==> flow/design.v <==
module mux32
  (
   input [4:0] sel_i,
   input [31:0] data_i,
   output data_o
   );
   genvar i;
   wire [1:0] data_mux16_w;
   wire       data_mux32_w;
   assign data_mux32_w = (sel_i[4]) ? data_mux16_w[1] : data_mux16_w[0];
   assign data_o = data_mux32_w;
generate
   for(i=0;i<2;i=i+1)
     begin : mux16
	mux16 mux16
	 (
	  .sel_i(sel_i[3:0]),
	  .data_i(data_i[(i*16+15)-:16]),
	  .data_o(data_mux16_w[i])
	  );
     end 
endgenerate  
endmodule
module mux16
  (
   input [3:0] 	sel_i,
   input [15:0] data_i,
   output 	data_o
   );
   genvar 	i;
   wire [3:0] 	data_mux4_w;
   wire [1:0] 	data_mux8_w;
   wire 	data_mux16_w;
   assign data_mux8_w[0] = (sel_i[2]) ? data_mux4_w[1] : data_mux4_w[0];
   assign data_mux8_w[1] = (sel_i[2]) ? data_mux4_w[3] : data_mux4_w[2];
   assign data_mux16_w = (sel_i[3]) ? data_mux8_w[1] : data_mux8_w[0];
generate
   for(i=0;i<4;i=i+1)
     begin : mux4
	mux4 mux4
	 (
	  .sel_i(sel_i[1:0]),
	  .data_i(data_i[(i*4+3)-:4]),
	  .data_o(data_mux4_w[i])
	  );
     end 
endgenerate
   assign data_o = data_mux16_w;
endmodule
module mux4
  (
   input [1:0] sel_i,
   input [3:0] data_i,
   output data_o
   );
   reg 	  data_v;
   always @(*)
     case(sel_i)
       2'b00 : data_v = data_i[0];
       2'b01 : data_v = data_i[1];
       2'b10 : data_v = data_i[2];
       2'b11 : data_v = data_i[3];
     endcase
   assign data_o = data_v;
endmodule
module registers_32x32
  (
   input       clk_i,
   input       reset_ni,
   input       write_enable_i,
   input [4:0] register_addr_a_i,
   input [4:0] register_addr_b_i,
   input [4:0] register_write_i,
   input [31:0] write_data_i,
   output [31:0] read_data_a_o,
   output [31:0] read_data_b_o
   );
   integer 	 i;
   wire [4:0] 	 enable_data_w;
   reg 		 enable_register_v [1:31];
   reg [31:0] 	 register [1:31];
   assign enable_data_w = register_write_i & {5{write_enable_i}};
   always @(*)
     begin
	for(i=1;i<32;i=i+1)
	  begin
	     enable_register_v[i] = 1'b0;
	  end
	for(i=1;i<32;i=i+1)
	  begin
	     if (enable_data_w == i) enable_register_v[i] = 1'b1;
	  end 
     end 
   always @(posedge clk_i or negedge reset_ni)
     begin
	if (!reset_ni)
	  for(i=1;i<32;i=i+1)
	    begin
	       register[i] <= 32'b0;
	    end
	else
	  for(i=1;i<32;i=i+1)
	    begin
	       if (enable_register_v[i])
		 begin
		    register[i] <= write_data_i;
		 end
	    end 
     end 
   wire [31:0] decoded_read_a_data_w;
   wire [31:0] decoded_read_b_data_w;
   genvar      j;
generate
   for(j=0;j<32;j=j+1)
     begin : multiplexer
	mux32 mux32_a
	 (
	  .sel_i(register_addr_a_i),
	  .data_i({register[31][j],
		   register[30][j],
		   register[29][j],
		   register[28][j],
		   register[27][j],
		   register[26][j],
		   register[25][j],
		   register[24][j],
		   register[23][j],
		   register[22][j],
		   register[21][j],
		   register[20][j],
		   register[19][j],
		   register[18][j],
		   register[17][j],
		   register[16][j],
		   register[15][j],
		   register[14][j],
		   register[13][j],
		   register[12][j],
		   register[11][j],
		   register[10][j],
		   register[9][j],
		   register[8][j],
		   register[7][j],
		   register[6][j],
		   register[5][j],
		   register[4][j],
		   register[3][j],
		   register[2][j],
		   register[1][j],
		   1'b0}),
	  .data_o(decoded_read_a_data_w[j])
	  );
	mux32 mux32_b
	 (
	  .sel_i(register_addr_b_i),
	  .data_i({register[31][j],
		   register[30][j],
		   register[29][j],
		   register[28][j],
		   register[27][j],
		   register[26][j],
		   register[25][j],
		   register[24][j],
		   register[23][j],
		   register[22][j],
		   register[21][j],
		   register[20][j],
		   register[19][j],
		   register[18][j],
		   register[17][j],
		   register[16][j],
		   register[15][j],
		   register[14][j],
		   register[13][j],
		   register[12][j],
		   register[11][j],
		   register[10][j],
		   register[9][j],
		   register[8][j],
		   register[7][j],
		   register[6][j],
		   register[5][j],
		   register[4][j],
		   register[3][j],
		   register[2][j],
		   register[1][j],
		   1'b0}),
	  .data_o(decoded_read_b_data_w[j])
	  );
     end 
endgenerate 
   assign read_data_a_o = decoded_read_a_data_w;
   assign read_data_b_o = decoded_read_b_data_w;
endmodule 
# Reports on registers_32x32
# What the tools print for registers_32x32, step after step.
# Lines are those of the file above, counted from 1.
# Not given: -
dict set report setup {
  design {registers_32x32}
  clock {clk_i}
  library {sky130hd}
  lib_corner {tt_025C_1v80}
}

# Elaborated design
# Counts by Yosys on the flattened word-level netlist (proc, flatten, opt, wreduce). Print and check cells are left out. Cells with the same type and inputs are merged into one.
dict set report word_totals {
  in_bits 50
  register_bits 992
  out_inout_bits 64
  word_cells 1062
}
dict set report op_classes {
  muxes 991
  bitwise 1
  eq_ne 37
  reduce_and_logical 2
}
# op count
set ops {}
lappend ops {{1-bit case mux with 4-bit select} 512}
lappend ops {{1-bit two-way mux} 479}
lappend ops {{5-bit equality test (second input constant)} 16}
lappend ops {{5-bit by 4-bit equality test with 1-bit output (second input constant)} 8}
lappend ops {{5-bit by 3-bit equality test with 1-bit output (second input constant)} 4}
lappend ops {{5-bit by 2-bit equality test with 1-bit output (second input constant)} 2}
lappend ops {{2-bit equality test (second input constant)} 4}
lappend ops {{5-bit by 1-bit equality test with 1-bit output (second input constant)} 1}
lappend ops {{5-bit AND} 1}
lappend ops {{2-bit by 1-bit equality test with 1-bit output (second input constant)} 2}
lappend ops {{2-bit logical NOT} 2}

# Logic depth
# Yosys ltp: most cells in a row. Word level: on the elaborated netlist, between registers, memories and ports. Mapped: between sequential cells and ports; inverters and the memories' decode and read muxes count.
dict set report logic_depth {
  ltp_word 5
  ABC_AREA 0
  depth_mapped 10
  mapped_depth_nobuf 4
}

# Netlist
# Source: synth_stat.txt of the flow (Yosys; design flattened, memories mapped). It holds for the ABC_AREA given above (unset counts as 0); a run with the other value may have another netlist.
# cell_type count area_total_um2
set by_type {}
lappend by_type {sky130_fd_sc_hd__dfrtp_1 992 2.48E+04}
lappend by_type {sky130_fd_sc_hd__mux2_2 1395 1.57E+04}
lappend by_type {sky130_fd_sc_hd__mux4_2 161 3.63E+03}
lappend by_type {sky130_fd_sc_hd__mux2i_1 158 1.58E+03}
lappend by_type {sky130_fd_sc_hd__buf_4 120 900.864}
lappend by_type {sky130_fd_sc_hd__o221ai_1 95 832.048}
lappend by_type {sky130_fd_sc_hd__clkbuf_1 216 810.778}
lappend by_type {sky130_fd_sc_hd__o22ai_1 127 794.512}
lappend by_type {sky130_fd_sc_hd__buf_2 155 775.744}
lappend by_type {sky130_fd_sc_hd__o211a_1 63 630.605}
lappend by_type {sky130_fd_sc_hd__a221oi_1 64 560.538}
lappend by_type {sky130_fd_sc_hd__mux2_1 47 529.258}
lappend by_type {sky130_fd_sc_hd__o211ai_1 65 487.968}
lappend by_type {sky130_fd_sc_hd__a211oi_1 62 465.446}
lappend by_type {sky130_fd_sc_hd__nand2b_1 66 412.896}
lappend by_type {sky130_fd_sc_hd__nor2b_1 65 406.64}
lappend by_type {sky130_fd_sc_hd__o21ai_0 65 325.312}
lappend by_type {sky130_fd_sc_hd__a221o_1 31 310.298}
# Other cell types: 41; their cells: 262.
dict set report synth_totals {
  mapped_cells 4209
  mapped_area_um2 55932.4
  buf_cells 518
  flip_flops 992
  seq_area_um2 24823.8
}
# By module: a second synthesis without flattening, with its own total; a netlist apart from the flattened one above.
dict set report unflattened {
  cells_unflattened 2928
  hier_area_um2 52469.1
}
# Each row is one instance without its submodules.
# module seq_area_um2 mod_area_um2 cells instances
set by_module {}
lappend by_module {registers_32x32 24823.8 37094.3 2224 1}
lappend by_module {mux4 0.0 22.5 1 512}
lappend by_module {mux16 0.0 22.5 1 128}
lappend by_module {mux32 0.0 15.0 1 64}

# Worst setup path after synthesis
# Path of least setup slack by OpenSTA after synthesis, without wires, with an ideal clock, recovery checks aside; 20% of the period is set as input and as output delay. Where synthesis merged equal registers, the netlist keeps one of their names.
dict set report synth_timing {
  path_kind {input -> output}
  startpoint {input port register_addr_a_i[0]}
  endpoint {output port read_data_a_o[22]}
  arrival_time_ns 2.707
  tclk_ns 6.0
  stages 9
  required_time_ns 4.800
  path_buffers 5
  path_slack_ns 2.093
  in_delay_ns 1.200
  out_delay_ns 1.200
  delay_ns 1.507
  launch_ns 1.200
  synth_period_reached_ns 3.907
}
# "delay_ns" = arrival - input delay + setup time.
# A path that ends at an output port has no setup time.
# "stages": output pins that drive a net of the path, with the launching flip-flop's if there is one; two outputs of one cell count as two.
# "synth_period_reached_ns" = period - worst setup slack (recovery checks aside). The figure is calculated, with input and output delays left at 20% of the set period.
# The rows between start and end are the longest chain of elaborated cells between them; the timing report does not say that the signal goes this way. Where chains are equally long, one stands for them.
# Each line given opens the expression or statement behind the cell; cells for indexed reads and writes are added by Yosys, which also makes memories of some case tables.
dict set report synth_between {
  cell_sequence {sky130_fd_sc_hd__buf_2 > sky130_fd_sc_hd__buf_6 > sky130_fd_sc_hd__buf_4 > sky130_fd_sc_hd__buf_2 > sky130_fd_sc_hd__mux2_2 > sky130_fd_sc_hd__o211ai_1 > sky130_fd_sc_hd__o21ai_0 > sky130_fd_sc_hd__o211a_1 > sky130_fd_sc_hd__buf_4}
  elab_chain_len 5
  cone_cells 19
  cone_lines 5
  cone_classes {3 x eq/ne; 15 x mux; 1 x reduce/logical}
}
# element line_no
set synth_lines {}
lappend synth_lines {{start, declared} 71} ;# input [4:0] register_addr_a_i,
lappend synth_lines {{2-bit equality test} 58} ;# case(sel_i)
lappend synth_lines {{1-bit case mux with 4-bit select} 58}
lappend synth_lines {{1-bit two-way mux} 34} ;# assign data_mux8_w[0] = (sel_i[2]) ? data_mux4_w[1] : data_mux4_w[0];
lappend synth_lines {{1-bit two-way mux} 36} ;# assign data_mux16_w = (sel_i[3]) ? data_mux8_w[1] : data_mux8_w[0];
lappend synth_lines {{1-bit two-way mux} 10} ;# assign data_mux32_w = (sel_i[4]) ? data_mux16_w[1] : data_mux16_w[0];
lappend synth_lines {{end, declared} 75} ;# output [31:0] read_data_a_o,
# Nets of the timed path that keep an RTL name, with a line that drives or declares them; the list need not be complete.
# signal line_no
set synth_named_nets {}
lappend synth_named_nets {multiplexer[22].mux32_a.data_o 10}

# Worst path after layout
# Path of least setup slack in the final report of stored run 1 (OpenROAD, finished layout, wires in). Where an end is a register, its clock arrival counts in the times.
dict set report layout_timing {
  path_kind {input -> output}
  startpoint {input port register_addr_b_i[4]}
  endpoint {output port read_data_b_o[26]}
  tclk_ns 6.0
  arrival_time_ns 4.48
  out_delay_ns 1.20
  stages 8
  in_delay_ns 1.20
  required_time_ns 4.80
  path_buffers 4
  path_slack_ns 0.32
  launch_ns 1.20
}
# The rows between start and end are the longest chain of elaborated cells between them; the timing report does not say that the signal goes this way. Where chains are equally long, one stands for them.
dict set report layout_between {
  cell_sequence {sky130_fd_sc_hd__clkdlybuf4s50_1 > sky130_fd_sc_hd__and4_2 > sky130_fd_sc_hd__buf_4 > sky130_fd_sc_hd__a22oi_1 > sky130_fd_sc_hd__o221ai_1 > sky130_fd_sc_hd__nor4_1 > sky130_fd_sc_hd__buf_4 > sky130_fd_sc_hd__clkdlybuf4s50_1}
  elab_chain_len 1
  cone_cells 1
  cone_lines 1
  cone_classes {1 x mux}
}
# element line_no
set layout_lines {}
lappend layout_lines {{start, declared} 72} ;# input [4:0] register_addr_b_i,
lappend layout_lines {{1-bit two-way mux} 10} ;# assign data_mux32_w = (sel_i[4]) ? data_mux16_w[1] : data_mux16_w[0];
lappend layout_lines {{end, declared} 76} ;# output [31:0] read_data_b_o

; Measured results for registers_32x32: 6 stored runs of the Yosys and OpenROAD flow on sky130hd. The settings differ; the order carries no meaning. The constraints put input and output delay at 20% of the set period each and load the outputs with 0.01 pF.
; "achieved_period_ns" is the run's clock period less its worst setup slack. It is reckoned from that one timing run; input and output delays stay at 20% of the period that was set.
; "worst_path_ns" is the time allowed to the run's worst setup path (the clock period less input and output delay, where it has them) less its slack. Clock arrival times count: a late capture clock shortens it, a late launch clock lengthens it.
; By "power_mw" is meant OpenSTA's value without simulated activity: inputs other than the clock are taken to toggle once in ten clock periods, and the tool carries that through the logic.

[stored run 1: settings]
CTS_CLUSTER_SIZE = 59
SETUP_SLACK_MARGIN = 0.06
period_ns = 6.0
CAP_MARGIN = 20
CORE_MARGIN = 2
CORE_UTILIZATION = 40
SLEW_MARGIN = 20
[stored run 1: results]
power_mw = 19.220
achieved_period_ns = 5.678
finalUtil_pct = 44.5
finalCellArea_um2 = 61949.4
ys_area_um2 = 55932.4
total_die_area_um2 = 142839.0
tns_setup_ns = 0.000
timing.setup.ws_ns = 0.322
worst_path_ns = 3.28
timing.worst_path_kind = input -> output

[stored run 2: settings]
CORE_UTILIZATION = 40
period_ns = 6.0
CAP_MARGIN = 20
CORE_MARGIN = 2
SLEW_MARGIN = 20
[stored run 2: results]
achieved_period_ns = 5.678
timing.setup.ws_ns = 0.322
finalUtil_pct = 44.5
tns_setup_ns = 0.000
ys_area_um2 = 55932.4
finalCellArea_um2 = 61949.4
power_mw = 19.220
worst_path_ns = 3.28
timing.worst_path_kind = input -> output
total_die_area_um2 = 142839.0

[stored run 3: settings]
CORE_UTILIZATION = 47
period_ns = 5.74
CAP_MARGIN = 20
CORE_MARGIN = 2
SLEW_MARGIN = 20
[stored run 3: results]
power_mw = 20.360
finalUtil_pct = 52.4
worst_path_ns = 3.19
timing.worst_path_kind = input -> output
ys_area_um2 = 55932.4
achieved_period_ns = 5.486
tns_setup_ns = 0.000
finalCellArea_um2 = 61841.8
timing.setup.ws_ns = 0.254
total_die_area_um2 = 121780.0

[stored run 4: settings]
ABC_AREA = 0
CORE_MARGIN = 9
CORE_UTILIZATION = 57
CTS_CLUSTER_DIAMETER = 261
CTS_CLUSTER_SIZE = 77
HOLD_SLACK_MARGIN = -0.07
MAX_ROUTING_LAYER = met4
MIN_ROUTING_LAYER = met2
PLACE_DENSITY = 0.69
SETUP_SLACK_MARGIN = 1.27
SLEW_MARGIN = 30
period_ns = 5.85
CAP_MARGIN = 20
[stored run 4: results]
power_mw = 15.787
finalCellArea_um2 = 59889.9
total_die_area_um2 = 109727.0
ys_area_um2 = 55932.4
tns_setup_ns = 0.000
achieved_period_ns = 4.702
timing.setup.ws_ns = 1.148
worst_path_ns = 2.36
timing.worst_path_kind = input -> output
finalUtil_pct = 61.7

[stored run 5: settings]
CORE_UTILIZATION = 40
period_ns = 5.74
CAP_MARGIN = 20
CORE_MARGIN = 2
SLEW_MARGIN = 20
[stored run 5: results]
timing.setup.ws_ns = 0.173
tns_setup_ns = 0.000
total_die_area_um2 = 142839.0
ys_area_um2 = 55932.4
finalUtil_pct = 44.7
power_mw = 20.409
achieved_period_ns = 5.567
worst_path_ns = 3.27
timing.worst_path_kind = input -> output
finalCellArea_um2 = 62251.0

[stored run 6: settings]
CAP_MARGIN = 0
CORE_UTILIZATION = 41
CTS_CLUSTER_SIZE = 59
PLACE_DENSITY_LB_ADDON = 0.01
SETUP_SLACK_MARGIN = 0.06
period_ns = 6.0
CORE_MARGIN = 2
SLEW_MARGIN = 20
[stored run 6: results]
worst_path_ns = 3.35
timing.worst_path_kind = input -> output
total_die_area_um2 = 139390.0
timing.setup.ws_ns = 0.251
ys_area_um2 = 55932.4
power_mw = 19.870
tns_setup_ns = 0.000
finalUtil_pct = 45.9
finalCellArea_um2 = 62198.4
achieved_period_ns = 5.749
